==> flow/design.v <==
`timescale 1ns / 1ps
module display7(clk, seg_number, an_number, seg, an, btnU
    );
    input clk, btnU;
    output reg [7:0] seg;
    output reg [3:0] an;
    input wire [3:0] seg_number;
    input wire [1:0] an_number;
    always @ (*)
    begin 
        case(seg_number)
            4'h0: seg = 8'b11000000;
            4'h1: seg = 8'b11111001;
            4'h2: seg = 8'b10100100;
            4'h3: seg = 8'b10110000;
            4'h4: seg = 8'b10011001;
            4'h5: seg = 8'b10010010;
            4'h6: seg = 8'b10000010;
            4'h7: seg = 8'b11111000;
            4'h8: seg = 8'b10000000;
            4'h9: seg = 8'b10010000;
            default: seg = 8'b00000000;
        endcase
        case(an_number)
            2'b00: an = 4'b0111;
            2'b01:
            begin
            an = 4'b1011;
            seg[7] = 0;
            end
            2'b10: an = 4'b1101;
            2'b11: an = 4'b1110;
            default: an = 4'b0000;
        endcase
     end 
endmodule
`timescale 1ns / 1ps
module notes(clk, rst, speaker, signal
    );
    input clk;
    input rst;
    input [1:0] signal;
    output reg speaker;
    reg [3:0] seg_number;
    reg [1:0] an_number;
    reg [7:0] counter;
    always @(posedge clk)
    begin
        if (rst)
        begin
            counter <= 0;
            speaker <= 0;
        end
        else if (signal == 2'b00)
        begin
            counter <= 0;
            speaker <= 0;
        end  
        else if (signal == 2'b01)
        begin
            if(counter==55) counter <= 0; else counter <= counter+1;
            speaker <= counter[5];
        end
        else  
        begin
            if(counter==221) counter <= 0; else counter <= counter+1;
            speaker <= counter[7];
        end
    end
endmodule
`timescale 1ns / 1ps
module randomNumber #(parameter BITS = 5)(
    input clk,
    input rst,
    output reg [4:0] data
    );
   reg [4:0] data_next;
   always @* begin
    data_next[4] = data[4]^data[1];
    data_next[3] = data[3]^data[0];
    data_next[2] = data[2]^data_next[4];
    data_next[1] = data[1]^data_next[3];
    data_next[0] = data[0]^data_next[2];
   end
   always @(posedge clk) begin
    if(rst)
        data <= 5'h1f;
    else
        data <= data_next;
   end
endmodule
`timescale 1ns / 1ps
module clock_1hz(clk, rst, clk_1hz
    );
    input clk;
    input rst;
    output clk_1hz;
    reg clk_1hz;
    reg [12:0] counter;
    always @ (posedge clk)
        if (rst)
            begin
                counter <= 0;
                clk_1hz <= 0;
            end
        else if (counter == 13'd4999)
            begin
                counter <= 0;
                clk_1hz <= 1;
            end
        else
            begin
                clk_1hz <= 0;
                counter <= counter + 1;
            end    
endmodule
`timescale 1ns / 1ps
module clock_500hz(clk, rst, clk_500hz
    );
    input clk;
    input rst;
    output clk_500hz;
    reg clk_500hz;
    reg [3:0] counter;
    always @ (posedge clk)
        begin
            if (rst)
            begin
                counter <= 0;
                clk_500hz <= 0;
            end
            else if (counter == 4'd9)
            begin
                counter <= 0;
                clk_500hz <= 1;
            end
            else
            begin
                clk_500hz <= 0;
                counter <= counter + 1;
            end    
        end
endmodule
`timescale 1ns / 1ps
module bopit(clk, rst, btnR, btnD, btnL, btnU, btnS, sw, seg, an, led, speaker 
    );
    input clk;
    input rst;
    input btnR, btnS, btnD, btnU, btnL;
    input [7:0] sw;
    output reg [7:0] led;
    output [7:0] seg;
    output [3:0] an;
    reg [3:0] seg_number;
    reg [1:0] an_number;
    wire clk_1hz;  
    wire clk_500hz;  
    wire [4:0] randomBop;  
    output wire speaker;
    reg [1:0] signal;  
    reg [7:0] ledCode;
    reg [3:0] bopCode; 
    reg [3:0] ones_seconds;
    reg [3:0] tens_seconds;
    reg [3:0] ones_score;
    reg [3:0] tens_score;
    integer an_toggle;
    integer an_index;
    integer gameOn;
    integer command_type;
    integer command_number;
    integer roundWon;
    integer roundDelay;
    integer fail_count;
    notes bop_notes(
        .clk(clk),
        .rst(rst),
        .signal(signal),
        .speaker(speaker)
    );
    randomNumber randomNum (
        .clk(clk),
        .rst(rst),
        .data(randomBop)
    );
    clock_1hz clock_1 (
		.clk(clk), 
		.rst(rst),
		.clk_1hz(clk_1hz)
	);
    clock_500hz clock_500 (
        .clk(clk),
        .rst(rst),
        .clk_500hz(clk_500hz)
    );
    display7 segmentDisplay (
            .clk(clk), 
            .seg_number(seg_number), 
            .an_number(an_number), 
            .seg(seg), 
            .an(an), 
            .btnU(btnU) 
    );
    always @ (posedge clk)
    if (rst)
    begin
        ones_seconds <= 0;
        tens_seconds <= 0;
        command_type <= 10;
        command_number <= 8;
        an_toggle <= 0;
        an_index <= 0;
        ones_score <= 0;
        tens_score <= 0;
        bopCode <= 0;
        ledCode <= 0;
        gameOn <= 1;
        roundWon <= 0;
        roundDelay <= 0;
        signal <= 0;
        fail_count <= 0;
        seg_number <= 0;
        an_number <= 0;
        led <= 0;
    end
    else
    begin
        if (btnS)
        begin
            roundWon <= 0;
            roundDelay <= 0;
            gameOn <= 1;
            ones_score <= 0;
            tens_score <= 0;
            ones_seconds <= 0;
            tens_seconds <= 0;
            bopCode <= randomBop % 12;
            fail_count <= 0;
        end
        if (!roundWon)
        begin
        case(bopCode)
            0:
            begin  
                if (sw[0])
                begin
                    roundWon <= 1;
                end
                else if(sw[7:0] || btnU || btnL || btnD || btnR)
                begin
                    gameOn <= 0;
                end
            end
            1:
            begin  
                if (sw[1])
                begin
                    roundWon <= 1;
                end
                else if(sw[7:0] || btnU || btnL || btnD || btnR)
                begin
                    gameOn <= 0;
                end
            end
            2:
            begin  
                if (sw[2])
                begin
                    roundWon <= 1;
                end
                else if(sw[7:0] || btnU || btnL || btnD || btnR)
                begin
                    gameOn <= 0;
                end
            end
            3:
            begin  
                if (sw[3])
                begin
                    roundWon <= 1;
                end
                else if(sw[7:0] || btnU || btnL || btnD || btnR)
                begin
                    gameOn <= 0;
                end
            end
            4:
            begin  
                if (sw[4])
                begin
                    roundWon <= 1;
                end
                else if(sw[7:0] || btnU || btnL || btnD || btnR)
                begin
                    gameOn <= 0;
                end
            end
            5:
            begin  
                if (sw[5])
                begin
                    roundWon <= 1;
                end
                else if(sw[7:0] || btnU || btnL || btnD || btnR)
                begin
                    gameOn <= 0;
                end
            end
            6:
            begin  
                if (sw[6])
                begin
                    roundWon <= 1;
                end
                else if(sw[7:0] || btnU || btnL || btnD || btnR)
                begin
                    gameOn <= 0;
                end
            end
            7:
            begin  
                if (sw[7])
                begin
                    roundWon <= 1;
                end
                else if(sw[7:0] || btnU || btnL || btnD || btnR)
                begin
                    gameOn <= 0;
                end
            end
            8:
            begin  
                if (btnU)
                begin
                    roundWon <= 1;
                end
                else if(sw[7:0] || btnU || btnL || btnD || btnR)
                begin
                    gameOn <= 0;
                end
            end
            9:
            begin  
                if (btnR)
                begin
                    roundWon <= 1;
                end
                else if(sw[7:0] || btnU || btnL || btnD || btnR)
                begin
                    gameOn <= 0;
                end
            end
            10:
            begin  
                if (btnD)
                begin
                    roundWon <= 1;
                end
                else if(sw[7:0] || btnU || btnL || btnD || btnR)
                begin
                    gameOn <= 0;
                end
            end
            11:
            begin  
                if (btnL)
                begin
                    roundWon <= 1;
                end
                else if(sw[7:0] || btnU || btnL || btnD || btnR)
                begin
                    gameOn <= 0;
                end
            end
        endcase
        end
        if (clk_1hz && gameOn)
        begin
            if (roundWon)
            begin
                if (roundDelay == 0)
                    signal <= 1;
                if (roundDelay == 1)
                    signal <= 0;
                if (roundDelay == 3)
                begin
                    roundWon <= 0;
                    roundDelay <= 0;
                    bopCode <= randomBop % 12;
                    if (ones_score == 4'b1001)
                    begin
                       ones_score <= 0; 
                       tens_score <= tens_score + 1;
                    end
                    else
                    begin
                       ones_score <= ones_score + 1;
                    end
                end
                else
                begin
                    roundDelay <= roundDelay + 1;
                end
                   ones_seconds <= 0;
                   tens_seconds <= 0;
            end
            else
            begin 
                ones_seconds <= ones_seconds + 1;
                if (ones_seconds == 4'b1001)
                begin
                    ones_seconds <= 0; 
                    tens_seconds <= tens_seconds + 1;
                end
            end
        end
        if (tens_seconds == 4'b0001)
        begin
            ones_seconds <= 0;
            tens_seconds <= 0;
            gameOn <= 0;
        end
        if (clk_500hz && gameOn)  
        begin
            an_index <= an_toggle % 4;
            case(an_index)
                0:
                begin
                    if (bopCode > 4'b0111)  
                    begin
                        seg_number <= 4'b1000;
                        ledCode <= 8'b00000000;
                        led [7:0] <= ledCode [7:0];
                    end
                    else  
                    begin
                        seg_number <= 4'b0101;
                        ledCode <= 8'b00000001 << (bopCode % 8);
                        led [7:0] <= ledCode [7:0];
                    end
                    an_number <= an_index;
                end
                1:
                begin
                    seg_number <= bopCode % 8; 
                    an_number <= an_index;
                end
                2:
                begin
                    seg_number <= tens_seconds;
                    an_number <= an_index;
                end
                3:
                begin
                    seg_number <= ones_seconds;
                    an_number <= an_index;                  
                end
                default:
                begin
                    seg_number <= 0;
                    an_number <= 0;
                end
            endcase
            an_toggle <= an_toggle + 1;
        end
        else if (clk_500hz && !gameOn)
        begin
            if (fail_count != 500)
            begin
                signal <= 2;
                fail_count <= fail_count + 1;
            end
            if (fail_count == 500)
                signal <= 0;
            an_index <= an_toggle % 4;
            case(an_index)
                0:
                begin
                    seg_number <= 0;
                    an_number <= an_index;
                end
                1:
                begin
                    seg_number <= 0;
                    an_number <= an_index;
                end
                2:
                begin
                    seg_number <= tens_score;
                    an_number <= an_index;
                end
                3:
                begin
                    seg_number <= ones_score;
                    an_number <= an_index;                  
                end
                default:
                begin
                    seg_number <= 0;
                    an_number <= 0;
                end
            endcase
            an_toggle <= an_toggle + 1;
        end
    end
endmodule
Lab notebook: bopit

Tool chain data of bopit
Module bopit before and after one edit of its RTL, step after step.
Lines under "before" count in the file above, lines under "after" in the edited file.
"delta": "after" minus "before" as printed here. "rel_change_pct": 100 x difference / "before".
Cell names lack the library's common part.
{ "inputs": {"top": "bopit", "clock": "clk", "cell_library": "sky130hd", "pvt_corner": "tt_025C_1v80"} }

Edit of the RTL
Unified diff, file above to edited file.
This change comes from a script, not from a designer. The edited design behaves differently; no optimisation was intended.
begin of diff
@@ -368,5 +368,5 @@
                     roundWon <= 1;
                 end
-                else if(sw[7:0] || btnU || btnL || btnD || btnR)
+                else if(sw[7:0] && btnU || btnL || btnD || btnR)
                 begin
                     gameOn <= 0;
end of diff

After elaboration
Source: Yosys, flattened and elaborated, memories not mapped. Widths are those after wreduce. Print and check cells do not count. Equal cells are merged and count once.
Yosys's memory passes give these memory sizes; they may raise the number of words (mostly to a power of two), join words into wider ones and drop unused or constant bits.
{ "classes": {"columns": ["item", "before", "after", "delta", "rel_change_pct"], "rows": [
  ["addsub", 10, 10, 0, 0.00],
  ["n_div", 1, 1, 0, 0.00],
  ["cmp", 1, 1, 0, 0.00],
  ["eq_ne", 29, 29, 0, 0.00],
  ["n_shift", 1, 1, 0, 0.00],
  ["n_mux", 96, 97, 1, 1.04],
  ["bitwise", 6, 6, 0, 0.00],
  ["reduce_logical", 25, 29, 4, 16.00]
]} }
{ "ops": {"columns": ["op", "before", "after", "delta", "rel_change_pct"], "rows": [
  ["logical OR 1 bit", 3, 6, 3, 100.00],
  ["2-to-1 mux 32 bit", 44, 45, 1, 2.27],
  ["logical AND 8 x 1 -> 1 bit", 0, 1, 1, null],
  ["2-to-1 mux 4 bit", 27, 27, 0, 0.00],
  ["2-to-1 mux 2 bit", 11, 11, 0, 0.00],
  ["== test 4 bit with constant B", 7, 7, 0, 0.00],
  ["adder 4 x 1 -> 4 bit with constant B", 5, 5, 0, 0.00],
  ["OR reduction 2 bit", 5, 5, 0, 0.00],
  ["XOR 1 bit", 5, 5, 0, 0.00],
  ["== test 4 x 3 -> 1 bit with constant B", 4, 4, 0, 0.00],
  ["logical NOT 32 bit", 4, 4, 0, 0.00],
  ["2-to-1 mux 1 bit", 4, 4, 0, 0.00],
  ["2-to-1 mux 8 bit", 4, 4, 0, 0.00],
  ["adder 32 x 2 -> 32 bit with constant B", 3, 3, 0, 0.00],
  ["== test 32 x 2 -> 1 bit with constant B", 3, 3, 0, 0.00],
  ["== test 2 x 1 -> 1 bit with constant B", 2, 2, 0, 0.00],
  ["== test 2 bit with constant B", 2, 2, 0, 0.00],
  ["== test 4 x 1 -> 1 bit with constant B", 2, 2, 0, 0.00],
  ["== test 4 x 2 -> 1 bit with constant B", 2, 2, 0, 0.00],
  ["logical AND 1 x 32 -> 1 bit", 2, 2, 0, 0.00],
  ["logical NOT 2 bit", 2, 2, 0, 0.00],
  ["case mux 32 bit (select 12 bit)", 2, 2, 0, 0.00],
  ["case mux 4 bit (select 4 bit)", 2, 2, 0, 0.00],
  ["nonzero test 2 bit", 2, 2, 0, 0.00],
  ["adder 13 x 1 -> 13 bit with constant B", 1, 1, 0, 0.00],
  ["adder 8 x 1 -> 8 bit with constant B", 1, 1, 0, 0.00],
  ["bitwise AND 1 bit", 1, 1, 0, 0.00],
  ["== test 13 bit with constant B", 1, 1, 0, 0.00]
]} }
Not every row of either side is listed.
{ "word_totals": {"columns": ["item", "before", "after", "delta", "rel_change_pct"], "rows": [
  ["reg_bits", 269, 269, 0, 0.00],
  ["mem_bits_ro", 128, 128, 0, 0.00],
  ["clocked_rd_ports_x_width", 8, 8, 0, 0.00],
  ["memories", 1, 1, 0, 0.00],
  ["inputBits", 15, 15, 0, 0.00],
  ["word_cells", 194, 199, 5, 2.58]
]} }
{ "memory_table": {"columns": ["item", "before", "after"], "rows": [
  ["memory_list", "16x8 r1 w0", "16x8 r1 w0"]
]} }

Logic depth
Depth = most cells in a row (Yosys ltp): at word level without a register or memory, in the mapped netlist without a sequential cell, where the memories' decode and read muxes count.
{ "logic_depth": {"columns": ["item", "before", "after", "delta", "rel_change_pct"], "rows": [
  ["ltp_word", 9, 9, 0, 0.00],
  ["abc_area", "0", "0", null, null],
  ["ltp_mapped", 13, 10, -3, -23.08],
  ["mapped_depth_nobuf", 11, 9, -2, -18.18]
]} }

Mapped cells and area
Source: synth_stat.txt of the flow (Yosys; design flattened, memories mapped). It holds for the ABC_AREA given above (unset counts as 0); a run with the other value may have another netlist.
{ "mapped": {"columns": ["item", "before", "after", "delta", "rel_change_pct"], "rows": [
  ["stdcells", 1375, 1305, -70, -5.09],
  ["synth_area_um2", 11685.0, 11123.2, -561.8, -4.81],
  ["seqArea_um2", 4964.8, 4964.8, 0.0, 0.00],
  ["ffs", 248, 248, 0, 0.00],
  ["buffers", 73, 66, -7, -9.59]
]} }
{ "types": {"columns": ["cell", "before", "after", "delta", "rel_change_pct"], "rows": [
  ["nand2_1", 161, 105, -56, -34.78],
  ["and3_1", 19, 53, 34, 178.95],
  ["a21oi_1", 81, 110, 29, 35.80],
  ["and2_1", 73, 44, -29, -39.73],
  ["o21ai_0", 41, 68, 27, 65.85],
  ["nor4_1", 58, 37, -21, -36.21],
  ["nor3_1", 39, 19, -20, -51.28],
  ["nand4_1", 41, 23, -18, -43.90],
  ["or3_1", 23, 41, 18, 78.26],
  ["nor2_1", 121, 134, 13, 10.74],
  ["nor2b_1", 5, 18, 13, 260.00],
  ["xor2_1", 42, 32, -10, -23.81],
  ["mux2i_1", 13, 23, 10, 76.92],
  ["a31oi_1", 25, 16, -9, -36.00],
  ["nand2b_1", 3, 10, 7, 233.33],
  ["nand4b_1", 3, 9, 6, 200.00],
  ["buf_2", 15, 10, -5, -33.33],
  ["or2_2", 10, 5, -5, -50.00]
]} }
Not every row of either side is listed.
The figures by module come from a second, unflattened synthesis with its own total; it is not the netlist above.
{ "hier_totals": {"columns": ["item", "before", "after", "delta", "rel_change_pct"], "rows": [
  ["cells_unflattened", 1290, 1271, -19, -1.47],
  ["area_unflattened_um2", 11013.1, 11021.8, 8.7, 0.08]
]} }
Rows give one instance, submodules left out.
{ "modules_before": {"columns": ["module", "instances", "n_cells", "area_um2", "mod_seq_area_um2"], "rows": [
  ["bopit", 1, 1108, 9384.0, 4144.0],
  ["clock_1hz", 1, 66, 589.3, 280.3],
  ["notes", 1, 49, 435.4, 180.2],
  ["display7", 1, 30, 206.4, 0.0],
  ["clock_500hz", 1, 21, 205.2, 100.1],
  ["randomNumber", 1, 16, 192.7, 100.1]
]} }
{ "modules_after": {"columns": ["module", "instances", "n_cells", "area_um2", "mod_seq_area_um2"], "rows": [
  ["bopit", 1, 1089, 9392.8, 4144.0],
  ["clock_1hz", 1, 66, 589.3, 280.3],
  ["notes", 1, 49, 435.4, 180.2],
  ["display7", 1, 30, 206.4, 0.0],
  ["clock_500hz", 1, 21, 205.2, 100.1],
  ["randomNumber", 1, 16, 192.7, 100.1]
]} }

Path before layout
Source: OpenSTA report_checks on the synthesized netlist (no wires, ideal clock, input and output delay 20% of the period each), path of least setup slack; recovery checks are left aside. Register names are those of the netlist, which keeps one name where synthesis merged equal registers.
{ "synth_path": {"columns": ["item", "before", "after", "delta", "rel_change_pct"], "rows": [
  ["path_type", "input to register", "input to register", null, null],
  ["from", "input port sw[2]", "input port sw[5]", null, null],
  ["to", "register gameOn[17]", "register gameOn[10]", null, null],
  ["period_ns", 10.0, 10.0, 0.0, 0.00],
  ["input_delay_ns", 2.000, 2.000, 0.000, 0.00],
  ["t_first_pin_ns", 2.000, 2.000, 0.000, 0.00],
  ["t_arrival_ns", 3.621, 3.751, 0.130, 3.59],
  ["required_time_ns", 9.942, 9.941, -0.001, -0.01],
  ["path_slack_ns", 6.322, 6.190, -0.132, null],
  ["delay_ns", 1.679, 1.810, 0.131, 7.80],
  ["stages", 7, 8, 1, 14.29],
  ["path_buffers", 1, 1, 0, 0.00],
  ["period_less_setup_slack_ns", 3.678, 3.81, 0.132, 3.59]
]} }
"delay_ns" is the arrival time less input delay plus setup time.
"stages" counts driving pins, that of a launching flip-flop among them; a cell with two outputs on the path counts twice.
"period_less_setup_slack_ns" = period - worst setup slack (recovery checks aside). The figure is calculated, with input and output delays left at 20% of the set period.
The rows between start and end are the longest chain of elaborated cells between them; the timing report does not say that the signal goes this way. Where chains are equally long, one stands for them.
A line is the first line of the expression or statement that the cell stems from. Yosys adds cells for indexed reads and writes and turns some case tables into memories.
At most two assigning lines are given for a register; there are more.
{ "synth_via_before": {"path_cell_list": "nor4_1 > a41oi_1 > nor3_1 > nor4_1 > a2111oi_1 > clkbuf_1 > and2_2", "elab_chain_cells": 8, "cells_between": 19, "cone_classes": "15 x mux; 4 x reduce/logical"} }
{ "synth_rtl_before": {"columns": ["item", "line", "source"], "rows": [
  ["start, declared", 150, "input [7:0] sw;"],
  ["logical OR 8 x 1 -> 1 bit", 370, "else if(sw[7:0] || btnU || btnL || btnD || btnR)"],
  ["logical OR 1 bit (3 in a row)", 370, null],
  ["2-to-1 mux 32 bit", 370, null],
  ["2-to-1 mux 32 bit", 366, "if (btnL)"],
  ["case mux 32 bit (select 12 bit)", 242, "case(bopCode)"],
  ["2-to-1 mux 32 bit", 240, "if (!roundWon)"],
  ["end, assigned", 232, "gameOn <= 1;"],
  ["end, assigned", 251, "gameOn <= 0;"],
  ["end, declared", 169, "integer gameOn;"]
]} }
{ "synth_via_after": {"path_cell_list": "or4_1 > o21ai_1 > a21oi_1 > o41ai_1 > nor4b_1 > nor3_1 > clkbuf_1 > and2_1", "elab_chain_cells": 8, "cells_between": 24, "cone_classes": "16 x mux; 8 x reduce/logical"} }
{ "synth_rtl_after": {"columns": ["item", "line", "source"], "rows": [
  ["start, declared", 150, "input [7:0] sw;"],
  ["logical AND 8 x 1 -> 1 bit", 370, "else if(sw[7:0] && btnU || btnL || btnD || btnR)"],
  ["logical OR 1 bit (3 in a row)", 370, null],
  ["2-to-1 mux 32 bit", 370, null],
  ["2-to-1 mux 32 bit", 366, "if (btnL)"],
  ["case mux 32 bit (select 12 bit)", 242, "case(bopCode)"],
  ["2-to-1 mux 32 bit", 240, "if (!roundWon)"],
  ["end, assigned", 232, "gameOn <= 1;"],
  ["end, assigned", 251, "gameOn <= 0;"],
  ["end, declared", 169, "integer gameOn;"]
]} }

Timing after layout
From the final timing report of each run of pair 1: the path of least setup slack in the routed layout; clock arrival at registers is part of the times.
{ "layout_path": {"columns": ["item", "before", "after", "delta", "rel_change_pct"], "rows": [
  ["path_type", "register to register", "register to register", null, null],
  ["from", "register gameOn[17]", "register gameOn[16]", null, null],
  ["to", "register (name not given)", "register fail_count[8]", null, null],
  ["period_ns", 3.93, 3.93, 0.00, 0.00],
  ["t_first_pin_ns", 0.53, 0.55, 0.02, 3.77],
  ["t_arrival_ns", 3.52, 3.55, 0.03, 0.85],
  ["required_time_ns", 4.33, 4.40, 0.07, 1.62],
  ["path_slack_ns", 0.81, 0.85, 0.04, null],
  ["stages", 13, 7, -6, -46.15],
  ["path_buffers", 1, 0, -1, -100.00]
]} }
The rows between start and end are the longest chain of elaborated cells between them; the timing report does not say that the signal goes this way. Where chains are equally long, one stands for them.
At most two assigning lines are given for a register; there are more.
{ "layout_via_before": {"path_cell_list": "dfxtp_1 > nor4_1 > nand2_1 > or4_1 > buf_4 > or3_4 > a31oi_4 > inv_1 > ha_1 > inv_1 > nor2_1 > a41oi_2 > o21ai_0", "elab_chain_cells": 6, "cells_between": 8, "cone_lines": 2, "cone_classes": "4 x mux; 4 x reduce/logical"} }
{ "layout_rtl_before": {"columns": ["item", "line", "source"], "rows": [
  ["start, declared", 169, "integer gameOn;"],
  ["start, assigned", 217, "gameOn <= 1;"],
  ["start, assigned", 232, "gameOn <= 1;"],
  ["logical NOT 32 bit", 466, "else if (clk_500hz && !gameOn)"],
  ["logical AND 1 bit", 466, null],
  ["2-to-1 mux 4 bit", 466, null],
  ["2-to-1 mux 4 bit", 423, "if (clk_500hz && gameOn)"],
  ["2-to-1 mux 4 bit (2 in a row)", null, null]
]} }
{ "layout_via_after": {"path_cell_list": "dfxtp_1 > nor4_1 > nand2_1 > or4_4 > or3_1 > or4_1 > a21oi_1", "elab_chain_cells": 4, "cells_between": 5, "cone_lines": 2, "cone_classes": "2 x mux; 3 x reduce/logical"} }
{ "layout_rtl_after": {"columns": ["item", "line", "source"], "rows": [
  ["start, declared", 169, "integer gameOn;"],
  ["start, assigned", 217, "gameOn <= 1;"],
  ["start, assigned", 232, "gameOn <= 1;"],
  ["logical NOT 32 bit", 466, "else if (clk_500hz && !gameOn)"],
  ["logical AND 1 bit", 466, null],
  ["2-to-1 mux 32 bit", 466, null],
  ["2-to-1 mux 32 bit", 423, "if (clk_500hz && gameOn)"],
  ["end, assigned", 238, "fail_count <= 0;"],
  ["end, assigned", 471, "fail_count <= fail_count + 1;"],
  ["end, declared", 174, "integer fail_count;"]
]} }

Layout results
Both versions went through the flow (Yosys, OpenROAD) with the same settings in each pair. Constraints: input delay and output delay 20% of the set period each, output load 0.01 pF.
{ "flow_settings_pair_1": {"CORE_UTILIZATION": 40, "period_ns": 3.93, "CAP_MARGIN": 20, "CORE_MARGIN": 2, "SLEW_MARGIN": 20} }
{ "measured_pair_1": {"columns": ["item", "before", "after", "delta", "rel_change_pct"], "rows": [
  ["synthArea_um2", 11685.0, 11123.2, -561.8, -4.81],
  ["design.die.area_um2", 30595.3, 29157.3, -1438.0, -4.70],
  ["stdcell_area_um2", 13322.8, 12738.5, -584.3, -4.39],
  ["final_setup_ws_ns", 0.810, 0.850, 0.040, null],
  ["setupTns_ns", 0.000, 0.000, 0.000, null],
  ["hold_worst_slack_ns", 0.447, 0.451, 0.004, null]
]} }
